==> flow/design.v <==
module if_stage (
    input  wire        clk,
    input  wire        rst_n,
    input  wire        stall,
    input  wire        branch_taken,
    input  wire [18:0] branch_target,
    output reg         ibus_valid,
    output reg  [18:0] ibus_addr,
    input  wire [18:0] ibus_rdata,
    output reg  [18:0] pc,
    output reg  [18:0] instruction
);
    always @(posedge clk or negedge rst_n) begin
        if (!rst_n) begin
            pc          <= 19'd0;
            ibus_valid  <= 1'b0;
        end
        else if (!stall) begin
            pc <= branch_taken ? branch_target : pc + 19'd1;
            ibus_valid <= 1'b1;
            ibus_addr  <= pc;
        end
    end
    always @(posedge clk or negedge rst_n) begin
        if (!rst_n)
            instruction <= 19'd0;
        else if (ibus_valid)
            instruction <= ibus_rdata;
    end
endmodule
module id_stage(
    input [18:0] instruction,
    output [4:0] opcode,
    output [2:0] rd,
    output [2:0] rs1,
    output [2:0] rs2,
    output [14:0] immediate,
    output reg [1:0] prediction
);
    assign opcode = instruction[18:14];
    assign rd = instruction[13:11];
    assign rs1 = instruction[10:8];
    assign rs2 = instruction[7:5];
    assign immediate = instruction[14:0];
    always @(*) begin
        case(opcode)
            5'b01010, 5'b01011, 5'b01100: prediction = 2'b10;  
            default: prediction = 2'b00;  
        endcase
    end
endmodule
module regfile(
    input clk,
    input [2:0] rd_addr,
    input [2:0] rs1_addr,
    input [2:0] rs2_addr,
    input [18:0] wb_data,
    input reg_write,
    output [18:0] rs1_data,
    output [18:0] rs2_data
);
    reg [18:0] registers [0:7];
    always @(posedge clk) begin
        if (reg_write && rd_addr != 0)
            registers[rd_addr] <= wb_data;
    end
    assign rs1_data = (rs1_addr == 3'd0) ? 19'd0 : registers[rs1_addr];
    assign rs2_data = (rs2_addr == 3'd0) ? 19'd0 : registers[rs2_addr];
endmodule
module alu(
    input [4:0] opcode,
    input [18:0] operand_a,
    input [18:0] operand_b,
    output reg [18:0] result,
    output reg zero_flag,
    output reg div_by_zero
);
    always @(*) begin
        result = 19'd0;
        div_by_zero = 1'b0;
        case(opcode)
            5'b00000: result = operand_a + operand_b;
            5'b00001: result = operand_a - operand_b;
            5'b00010: result = operand_a * operand_b;
            5'b00011: begin
                div_by_zero = (operand_b == 0);
                result = (operand_b == 0) ? 19'h7FFFF : operand_a / operand_b;
            end
            5'b00100: result = operand_a & operand_b;
            5'b00101: result = operand_a | operand_b;
            5'b00110: result = operand_a ^ operand_b;
            5'b00111: result = ~operand_a;
            5'b01000: result = operand_a + 1;
            5'b01001: result = operand_a - 1;
        endcase
        zero_flag = (result == 0);
    end
endmodule
module cpu_core (
    input  wire        clk,
    input  wire        rst_n,
    output reg         bus_valid,
    output reg         bus_write,
    output reg  [18:0] bus_addr,
    output reg  [18:0] bus_wdata,
    input  wire [18:0] bus_rdata
);
    wire [18:0] if_pc;
    wire [18:0] if_instr;
    wire [4:0]  opcode;
    wire [2:0]  rd, rs1, rs2;
    wire [14:0] imm;
    wire [18:0] rs1_data, rs2_data;
    wire [18:0] alu_result;
    wire        zero_flag;
    wire        div_by_zero;
    wire [18:0] wb_data;
    wire        reg_write;
    wire is_load  = (opcode == 5'b01000);
    wire is_store = (opcode == 5'b01001);
    wire mem_access = is_load | is_store;
    if_stage ifs (
        .clk(clk),
        .rst_n(rst_n),
        .stall(mem_access),           
        .branch_taken(1'b0),
        .branch_target(19'd0),
        .ibus_valid(),                
        .ibus_addr(),                 
        .ibus_rdata(bus_rdata),
        .pc(if_pc),
        .instruction(if_instr)
    );
    id_stage id (
        .instruction(if_instr),
        .opcode(opcode),
        .rd(rd),
        .rs1(rs1),
        .rs2(rs2),
        .immediate(imm),
        .prediction()
    );
    regfile rf (
        .clk(clk),
        .rd_addr(rd),
        .rs1_addr(rs1),
        .rs2_addr(rs2),
        .wb_data(wb_data),
        .reg_write(reg_write),
        .rs1_data(rs1_data),
        .rs2_data(rs2_data)
    );
    alu alu_u (
        .opcode(opcode),
        .operand_a(rs1_data),
        .operand_b(rs2_data),
        .result(alu_result),
        .zero_flag(zero_flag),
        .div_by_zero(div_by_zero)
    );
always @(*) begin
    bus_valid = mem_access;
    bus_write = is_store;
    bus_addr  = alu_result;
    bus_wdata = rs2_data;
end
    assign wb_data =
        (is_load)  ? bus_rdata :
                     alu_result;
    assign reg_write = ~is_store & ~is_load;
endmodule
# From RTL to reports: cpu_core
# Module cpu_core before and after one edit of its RTL, step after step.
# Lines under "before" count in the file above, lines under "after" in the edited file.
# "diff" is "after" less "before", of the values as shown; "change_rel_pct" is that difference over "before", in percent.
# Library cell names are shortened.
# A cell with -- has no value.
[inputs] top="cpu_core" clk_port="clk" cell_library="sky130hd" lib_corner="tt_025C_1v80"

# Edit of the RTL
# Unified diff, file above to edited file.
# A script made this edit. It was not meant as an optimisation and need not keep what the design does.
# begin of diff
@@ -66,5 +66,5 @@
     end
     assign rs1_data = (rs1_addr == 3'd0) ? 19'd0 : registers[rs1_addr];
-    assign rs2_data = (rs2_addr == 3'd0) ? 19'd0 : registers[rs2_addr];
+    assign rs2_data = registers[rs2_addr];
 endmodule
 module alu(
# end of diff

# After elaboration
# Counts by Yosys on the flattened word-level netlist (proc, flatten, opt, wreduce; memories kept). Register bits leave out memories and registers merged into their read ports (data or address); mux counts leave out enables and synchronous resets folded into registers. Print and check cells are left out. Cells with the same type and inputs are merged into one.
# Memory sizes are those after Yosys's memory passes, which may raise the word count (mostly to a power of two), join words into wider ones and drop unused or constant bits.
[classes] item="n_addsub" before=4 after=4 diff=0 change_rel_pct=0.00
[classes] item="multipliers" before=1 after=1 diff=0 change_rel_pct=0.00
[classes] item="n_div" before=1 after=1 diff=0 change_rel_pct=0.00
[classes] item="compare" before=0 after=0 diff=0
[classes] item="eq_ne" before=9 after=9 diff=0 change_rel_pct=0.00
[classes] item="n_shift" before=0 after=0 diff=0
[classes] item="mux" before=8 after=7 diff=-1 change_rel_pct=-12.50
[classes] item="logic" before=8 after=8 diff=0 change_rel_pct=0.00
[classes] item="reduce_and_logical" before=6 after=5 diff=-1 change_rel_pct=-16.67
[op_table] cell="two-way mux 19 bit" before=5 after=4 diff=-1 change_rel_pct=-20.00
[op_table] cell="logical NOT 3 bit" before=2 after=1 diff=-1 change_rel_pct=-50.00
[op_table] cell="== test 5 x 3 -> 1 bit with constant B" before=4 after=4 diff=0 change_rel_pct=0.00
[op_table] cell="== test 5 x 2 -> 1 bit with constant B" before=2 after=2 diff=0 change_rel_pct=0.00
[op_table] cell="== test 5 x 4 -> 1 bit with constant B" before=2 after=2 diff=0 change_rel_pct=0.00
[op_table] cell="NOT 1 bit" before=2 after=2 diff=0 change_rel_pct=0.00
[op_table] cell="adder 19 x 1 -> 19 bit with constant B" before=1 after=1 diff=0 change_rel_pct=0.00
[op_table] cell="adder 19 bit" before=1 after=1 diff=0 change_rel_pct=0.00
[op_table] cell="bitwise AND 1 bit" before=1 after=1 diff=0 change_rel_pct=0.00
[op_table] cell="bitwise AND 19 bit" before=1 after=1 diff=0 change_rel_pct=0.00
[op_table] cell="divider 19 x 19 -> 19 bit" before=1 after=1 diff=0 change_rel_pct=0.00
[op_table] cell="== test 5 x 1 -> 1 bit with constant B" before=1 after=1 diff=0 change_rel_pct=0.00
[op_table] cell="logical AND 1 bit" before=1 after=1 diff=0 change_rel_pct=0.00
[op_table] cell="logical NOT 19 bit" before=1 after=1 diff=0 change_rel_pct=0.00
[op_table] cell="logical NOT 5 bit" before=1 after=1 diff=0 change_rel_pct=0.00
[op_table] cell="multiplier 19 x 19 -> 19 bit" before=1 after=1 diff=0 change_rel_pct=0.00
[op_table] cell="two-way mux 1 bit" before=1 after=1 diff=0 change_rel_pct=0.00
[op_table] cell="two-way mux 3 bit" before=1 after=1 diff=0 change_rel_pct=0.00
[op_table] cell="NOT 19 bit" before=1 after=1 diff=0 change_rel_pct=0.00
[op_table] cell="bitwise OR 1 bit" before=1 after=1 diff=0 change_rel_pct=0.00
[op_table] cell="bitwise OR 19 bit" before=1 after=1 diff=0 change_rel_pct=0.00
[op_table] cell="parallel mux 19 bit (select 10 bit)" before=1 after=1 diff=0 change_rel_pct=0.00
[op_table] cell="nonzero test 3 bit" before=1 after=1 diff=0 change_rel_pct=0.00
[op_table] cell="subtractor 19 x 1 -> 19 bit with constant B" before=1 after=1 diff=0 change_rel_pct=0.00
[op_table] cell="subtractor 19 bit" before=1 after=1 diff=0 change_rel_pct=0.00
[op_table] cell="bitwise XOR 19 bit" before=1 after=1 diff=0 change_rel_pct=0.00
[word_totals] item="reg_bits" before=20 after=20 diff=0 change_rel_pct=0.00
[word_totals] item="latchBits" before=0 after=0 diff=0
[word_totals] item="ramBits" before=152 after=152 diff=0 change_rel_pct=0.00
[word_totals] item="rom_bits" before=0 after=0 diff=0
[word_totals] item="clocked_rd_ports_x_width" before=0 after=0 diff=0
[word_totals] item="memories" before=1 after=1 diff=0 change_rel_pct=0.00
[word_totals] item="wordCells" before=40 after=38 diff=-2 change_rel_pct=-5.00
[mem_list] item="memory_list" before="rf.registers 8x19 r2 w1" after="rf.registers 8x19 r2 w1"

# Logic depth
# Longest topological path by Yosys (ltp), each cell counted once; first at word level (registers and memories cut), then after technology mapping (sequential cells cut; the memories' decode and read muxes count).
[depth] item="ltp_word" before=7 after=7 diff=0 change_rel_pct=0.00
[depth] item="ABC_AREA" before="0" after="0"
[depth] item="ltp_mapped" before=186 after=190 diff=4 change_rel_pct=2.15

# After synthesis
# Yosys stat after the flow's synthesis: flattened, memories mapped to cells. It holds for the ABC_AREA given above (unset counts as 0); a run with the other value may have another netlist.
[synth_totals] item="stdcells" before=3023 after=3012 diff=-11 change_rel_pct=-0.36
[synth_totals] item="area_um2" before=26086.3 after=26284.0 diff=197.7 change_rel_pct=0.76
[synth_totals] item="sequential_area_um2" before=4669.5 after=4939.7 diff=270.2 change_rel_pct=5.79
[synth_totals] item="ffs" before=158 after=167 diff=9 change_rel_pct=5.70
[types] cell_type="o21ai_0" before=177 after=130 diff=-47 change_rel_pct=-26.55
[types] cell_type="nor2_1" before=251 after=278 diff=27 change_rel_pct=10.76
[types] cell_type="a21o_1" before=57 after=38 diff=-19 change_rel_pct=-33.33
[types] cell_type="o21a_1" before=77 after=59 diff=-18 change_rel_pct=-23.38
[types] cell_type="nand3_1" before=41 after=59 diff=18 change_rel_pct=43.90
[types] cell_type="a21oi_1" before=176 after=159 diff=-17 change_rel_pct=-9.66
[types] cell_type="mux2i_1" before=57 after=74 diff=17 change_rel_pct=29.82
[types] cell_type="inv_1" before=254 after=267 diff=13 change_rel_pct=5.12
[types] cell_type="o211ai_1" before=38 after=25 diff=-13 change_rel_pct=-34.21
[types] cell_type="clkbuf_1" before=93 after=81 diff=-12 change_rel_pct=-12.90
[types] cell_type="nor2b_1" before=17 after=29 diff=12 change_rel_pct=70.59
[types] cell_type="o22ai_1" before=16 after=5 diff=-11 change_rel_pct=-68.75
[types] cell_type="nand2b_1" before=15 after=26 diff=11 change_rel_pct=73.33
[types] cell_type="or2_2" before=16 after=26 diff=10 change_rel_pct=62.50
[types] cell_type="edfxtp_1" before=143 after=152 diff=9 change_rel_pct=6.29
[types] cell_type="buf_1" before=12 after=3 diff=-9 change_rel_pct=-75.00
[types] cell_type="and4_1" before=1 after=10 diff=9 change_rel_pct=900.00
[types] cell_type="or3_1" before=37 after=29 diff=-8 change_rel_pct=-21.62
# The list need not be complete.
# By module: a second synthesis without flattening, with its own total; a netlist apart from the flattened one above.
[hier_totals] item="cells_unflattened" before=3200 after=3139 diff=-61 change_rel_pct=-1.91
[hier_totals] item="area_unflattened_um2" before=27919.3 after=28489.8 diff=570.5 change_rel_pct=2.04
# Rows give one instance, submodules left out.
[modules_before] module="alu" n_inst=1 cells=2533 area_um2=18460.2 mod_seq_area_um2=0.0
[modules_before] module="regfile" n_inst=1 cells=400 area_um2=6303.5 mod_seq_area_um2=3993.8
[modules_before] module="if_stage" n_inst=1 cells=207 area_um2=2565.0 mod_seq_area_um2=1546.5
[modules_before] module="cpu_core" n_inst=1 cells=25 area_um2=330.3 mod_seq_area_um2=0.0
[modules_before] module="id_stage" n_inst=1 cells=35 area_um2=260.2 mod_seq_area_um2=0.0
[modules_after] module="alu" n_inst=1 cells=2519 area_um2=18411.4 mod_seq_area_um2=0.0
[modules_after] module="regfile" n_inst=1 cells=353 area_um2=6922.9 mod_seq_area_um2=4564.4
[modules_after] module="if_stage" n_inst=1 cells=207 area_um2=2565.0 mod_seq_area_um2=1546.5
[modules_after] module="cpu_core" n_inst=1 cells=25 area_um2=330.3 mod_seq_area_um2=0.0
[modules_after] module="id_stage" n_inst=1 cells=35 area_um2=260.2 mod_seq_area_um2=0.0

# Path before layout
# Path of least setup slack by OpenSTA after synthesis, without wires, with an ideal clock, recovery checks aside; 20% of the period is set as input and as output delay. Where synthesis merged equal registers, the netlist keeps one of their names.
[synth_path] item="path_kind" before="register -> output" after="register -> output"
[synth_path] item="start" before="reg ifs.instruction[5]" after="reg ifs.instruction[6]"
[synth_path] item="end" before="out bus_addr[0]" after="out bus_addr[0]"
[synth_path] item="tclk_ns" before=45.0 after=45.0 diff=0.0 change_rel_pct=0.00
[synth_path] item="arrival_ns" before=35.934 after=37.916 diff=1.982 change_rel_pct=5.52
[synth_path] item="path_slack_ns" before=0.066 after=-1.916 diff=-1.982
[synth_path] item="path_delay_ns" before=35.934 after=37.916 diff=1.982 change_rel_pct=5.52
[synth_path] item="stages" before=169 after=175 diff=6 change_rel_pct=3.55
[synth_path] item="n_path_buf" before=23 after=18 diff=-5 change_rel_pct=-21.74
[synth_path] item="period_less_setup_slack_ns" before=44.934 after=46.916 diff=1.982 change_rel_pct=4.41
# "path_delay_ns" = arrival - input delay + setup time.
# At an output port there is no setup time.
# "stages" counts driving pins, that of a launching flip-flop among them; a cell with two outputs on the path counts twice.
# "period_less_setup_slack_ns" = period - worst setup slack (recovery checks aside). The figure is calculated, with input and output delays left at 20% of the set period.
# Between the ends stands the longest chain of elaborated cells between them, by number of cells; it is not shown to be the way that was timed. Of several equally long chains one is given.
# Each line given opens the expression or statement behind the cell; cells for indexed reads and writes are added by Yosys, which also makes memories of some case tables.
# A memory read counts as a cell of the chain, while the word-level depth stops at memories.
[synth_via_before] path_cell_list="dfrtp_1 -> buf_6 -> buf_6 -> buf_4 -> buf_2 -> mux2i_1 -> mux4_2 -> buf_1 -> ha_1 -> a21oi_1 -> ha_1 -> o21a_1 -> o21ai_0 -> or4_4 -> nand2_1 -> ha_1 -> o21a_1 -> o21a_1 -> [133 not listed] -> o211ai_1 -> a31oi_1 -> a221o_1 -> o21ai_0 -> clkbuf_1 -> nand2_1 -> o21ai_0 -> ha_1 -> nor2b_1 -> o21a_1 -> o21a_1 -> o21a_1 -> o21a_1 -> o31a_1 -> o21ai_0 -> a21oi_1 -> o41ai_1 -> nand2_1" elab_chain_cells=5 cells_between=13 classes_between="add/sub: 2; mul: 1; div: 1; mux: 3; logic: 3; reduce/logical: 2; memory: 1"
[synth_lines_before] item="start, declared" line_no=11 rtl="output reg  [18:0] instruction"
[synth_lines_before] item="start, assigned" line_no=26 rtl="instruction <= 19'd0;"
[synth_lines_before] item="start, assigned" line_no=28 rtl="instruction <= ibus_rdata;"
[synth_lines_before] item="memory (8 x 19 bit)" line_no=62 rtl="reg [18:0] registers [0:7];"
[synth_lines_before] item="two-way mux 19 bit" line_no=68 rtl="assign rs2_data = (rs2_addr == 3'd0) ? 19'd0 : registers[rs2_addr];"
[synth_lines_before] item="divider 19 x 19 -> 19 bit" line_no=87 rtl="result = (operand_b == 0) ? 19'h7FFFF : operand_a / operand_b;"
[synth_lines_before] item="two-way mux 19 bit" line_no=87
[synth_lines_before] item="parallel mux 19 bit (select 10 bit)" line_no=81 rtl="case(opcode)"
[synth_lines_before] item="end, declared" line_no=104 rtl="output reg  [18:0] bus_addr,"
[synth_via_after] path_cell_list="dfrtp_1 -> buf_6 -> buf_2 -> buf_2 -> buf_2 -> mux4_2 -> mux2i_1 -> clkbuf_1 -> ha_1 -> nor2_1 -> nor4_1 -> and4_1 -> a31o_2 -> nand2_1 -> ha_1 -> o21a_1 -> o2111a_1 -> a31oi_1 -> [139 not listed] -> a21o_1 -> a21oi_1 -> a41o_1 -> clkbuf_1 -> clkbuf_1 -> mux2_2 -> ha_1 -> o21a_1 -> o21a_1 -> o21a_1 -> o21ai_0 -> a21boi_0 -> o21a_1 -> o21a_1 -> o211ai_1 -> a311oi_1 -> a211oi_1 -> a31oi_1" elab_chain_cells=4 cells_between=11 classes_between="add/sub: 2; mul: 1; div: 1; mux: 2; logic: 3; reduce/logical: 1; memory: 1"
[synth_lines_after] item="start, declared" line_no=11 rtl="output reg  [18:0] instruction"
[synth_lines_after] item="start, assigned" line_no=26 rtl="instruction <= 19'd0;"
[synth_lines_after] item="start, assigned" line_no=28 rtl="instruction <= ibus_rdata;"
[synth_lines_after] item="memory (8 x 19 bit)" line_no=62 rtl="reg [18:0] registers [0:7];"
[synth_lines_after] item="divider 19 x 19 -> 19 bit" line_no=87 rtl="result = (operand_b == 0) ? 19'h7FFFF : operand_a / operand_b;"
[synth_lines_after] item="two-way mux 19 bit" line_no=87
[synth_lines_after] item="parallel mux 19 bit (select 10 bit)" line_no=81 rtl="case(opcode)"
[synth_lines_after] item="end, declared" line_no=104 rtl="output reg  [18:0] bus_addr,"

# Worst path after layout
# Path of least setup slack in the final report of each run of pair A (OpenROAD, finished layout, wires in). Where an end is a register, its clock arrival counts in the times.
[layout_path] item="path_kind" before="register -> output" after="register -> output"
[layout_path] item="start" before="reg ifs.instruction[5]" after="reg ifs.instruction[6]"
[layout_path] item="end" before="out bus_addr[0]" after="out bus_addr[0]"
[layout_path] item="tclk_ns" before=44.3 after=44.3 diff=0.0 change_rel_pct=0.00
[layout_path] item="arrival_ns" before=34.10 after=34.55 diff=0.45 change_rel_pct=1.32
[layout_path] item="path_slack_ns" before=1.34 after=0.89 diff=-0.45
[layout_path] item="stages" before=167 after=170 diff=3 change_rel_pct=1.80
[layout_path] item="n_path_buf" before=20 after=10 diff=-10 change_rel_pct=-50.00
# Between the ends stands the longest chain of elaborated cells between them, by number of cells; it is not shown to be the way that was timed. Of several equally long chains one is given.
# A memory read counts as a cell of the chain, while the word-level depth stops at memories.
[layout_via_before] path_cell_list="dfrtp_4 -> buf_4 -> buf_4 -> mux4_2 -> or3_1 -> o31a_1 -> nor4_2 -> and3_1 -> a21oi_1 -> ha_1 -> o21a_1 -> o21ai_4 -> or4_4 -> nand2_1 -> ha_1 -> o21a_1 -> o21a_1 -> nor2_1 -> [131 not listed] -> a221o_1 -> buf_4 -> o21ai_4 -> nand2_1 -> o21ai_0 -> ha_1 -> nor2b_1 -> o21a_1 -> o21a_1 -> o21a_1 -> o21a_1 -> o31a_1 -> o21ai_0 -> a21oi_1 -> o41ai_2 -> buf_4 -> nand2_1 -> clkbuf_2" elab_chain_cells=5 cells_between=13 classes_between="add/sub: 2; mul: 1; div: 1; mux: 3; logic: 3; reduce/logical: 2; memory: 1"
[layout_lines_before] item="start, declared" line_no=11 rtl="output reg  [18:0] instruction"
[layout_lines_before] item="start, assigned" line_no=26 rtl="instruction <= 19'd0;"
[layout_lines_before] item="start, assigned" line_no=28 rtl="instruction <= ibus_rdata;"
[layout_lines_before] item="memory (8 x 19 bit)" line_no=62 rtl="reg [18:0] registers [0:7];"
[layout_lines_before] item="two-way mux 19 bit" line_no=68 rtl="assign rs2_data = (rs2_addr == 3'd0) ? 19'd0 : registers[rs2_addr];"
[layout_lines_before] item="divider 19 x 19 -> 19 bit" line_no=87 rtl="result = (operand_b == 0) ? 19'h7FFFF : operand_a / operand_b;"
[layout_lines_before] item="two-way mux 19 bit" line_no=87
[layout_lines_before] item="parallel mux 19 bit (select 10 bit)" line_no=81 rtl="case(opcode)"
[layout_lines_before] item="end, declared" line_no=104 rtl="output reg  [18:0] bus_addr,"
[layout_via_after] path_cell_list="dfrtp_2 -> buf_12 -> buf_4 -> mux4_2 -> mux2_2 -> nor2_1 -> buf_4 -> and4_4 -> nand4b_1 -> nand2_2 -> ha_4 -> o21a_1 -> o2111a_1 -> and3_2 -> nor2_1 -> a21oi_1 -> ha_1 -> o21ai_2 -> [134 not listed] -> o21ai_1 -> a41o_1 -> mux2i_1 -> ha_1 -> nor2b_1 -> o21a_1 -> o21a_1 -> o21a_1 -> o21ai_1 -> a21boi_1 -> o21a_1 -> o21a_1 -> o211ai_1 -> a311oi_2 -> a211oi_2 -> a31oi_1 -> buf_4 -> buf_6" elab_chain_cells=4 cells_between=11 classes_between="add/sub: 2; mul: 1; div: 1; mux: 2; logic: 3; reduce/logical: 1; memory: 1"
[layout_lines_after] item="start, declared" line_no=11 rtl="output reg  [18:0] instruction"
[layout_lines_after] item="start, assigned" line_no=26 rtl="instruction <= 19'd0;"
[layout_lines_after] item="start, assigned" line_no=28 rtl="instruction <= ibus_rdata;"
[layout_lines_after] item="memory (8 x 19 bit)" line_no=62 rtl="reg [18:0] registers [0:7];"
[layout_lines_after] item="divider 19 x 19 -> 19 bit" line_no=87 rtl="result = (operand_b == 0) ? 19'h7FFFF : operand_a / operand_b;"
[layout_lines_after] item="two-way mux 19 bit" line_no=87
[layout_lines_after] item="parallel mux 19 bit (select 10 bit)" line_no=81 rtl="case(opcode)"
[layout_lines_after] item="end, declared" line_no=104 rtl="output reg  [18:0] bus_addr,"

# Measured runs
# Runs of the flow (Yosys, OpenROAD) on both versions; the two runs of a pair have the same settings. The constraints put input and output delay at 20% of the set period each and load the outputs with 0.01 pF.
[flow_settings_pair_A] CORE_UTILIZATION=40 period_ns=44.3 CAP_MARGIN=20 CORE_MARGIN=2 SLEW_MARGIN=20
[results_pair_A] item="synth_chip_area_um2" before=26086.3 after=26284.0 diff=197.7 change_rel_pct=0.76
[results_pair_A] item="final_die_area_um2" before=67275.4 after=67776.9 diff=501.5 change_rel_pct=0.75
[results_pair_A] item="layout_stdcell_area_um2" before=32434.9 after=32977.9 diff=543.0 change_rel_pct=1.67
[results_pair_A] item="worstSetupSlack_ns" before=1.335 after=0.888 diff=-0.447
[results_pair_A] item="hold_worst_slack_ns" before=0.671 after=0.674 diff=0.003
[results_pair_A] item="design_power_mw" before=2.246 after=2.001 diff=-0.245 change_rel_pct=-10.91
[results_pair_A] item="achieved_period_ns" before=42.965 after=43.412 diff=0.447 change_rel_pct=1.04
# "achieved_period_ns" = clock period - worst setup slack. The figure is calculated, with input and output delays left at 20% of the set period.
# "design_power_mw" is the tool's figure for a default switching activity; nothing was simulated.
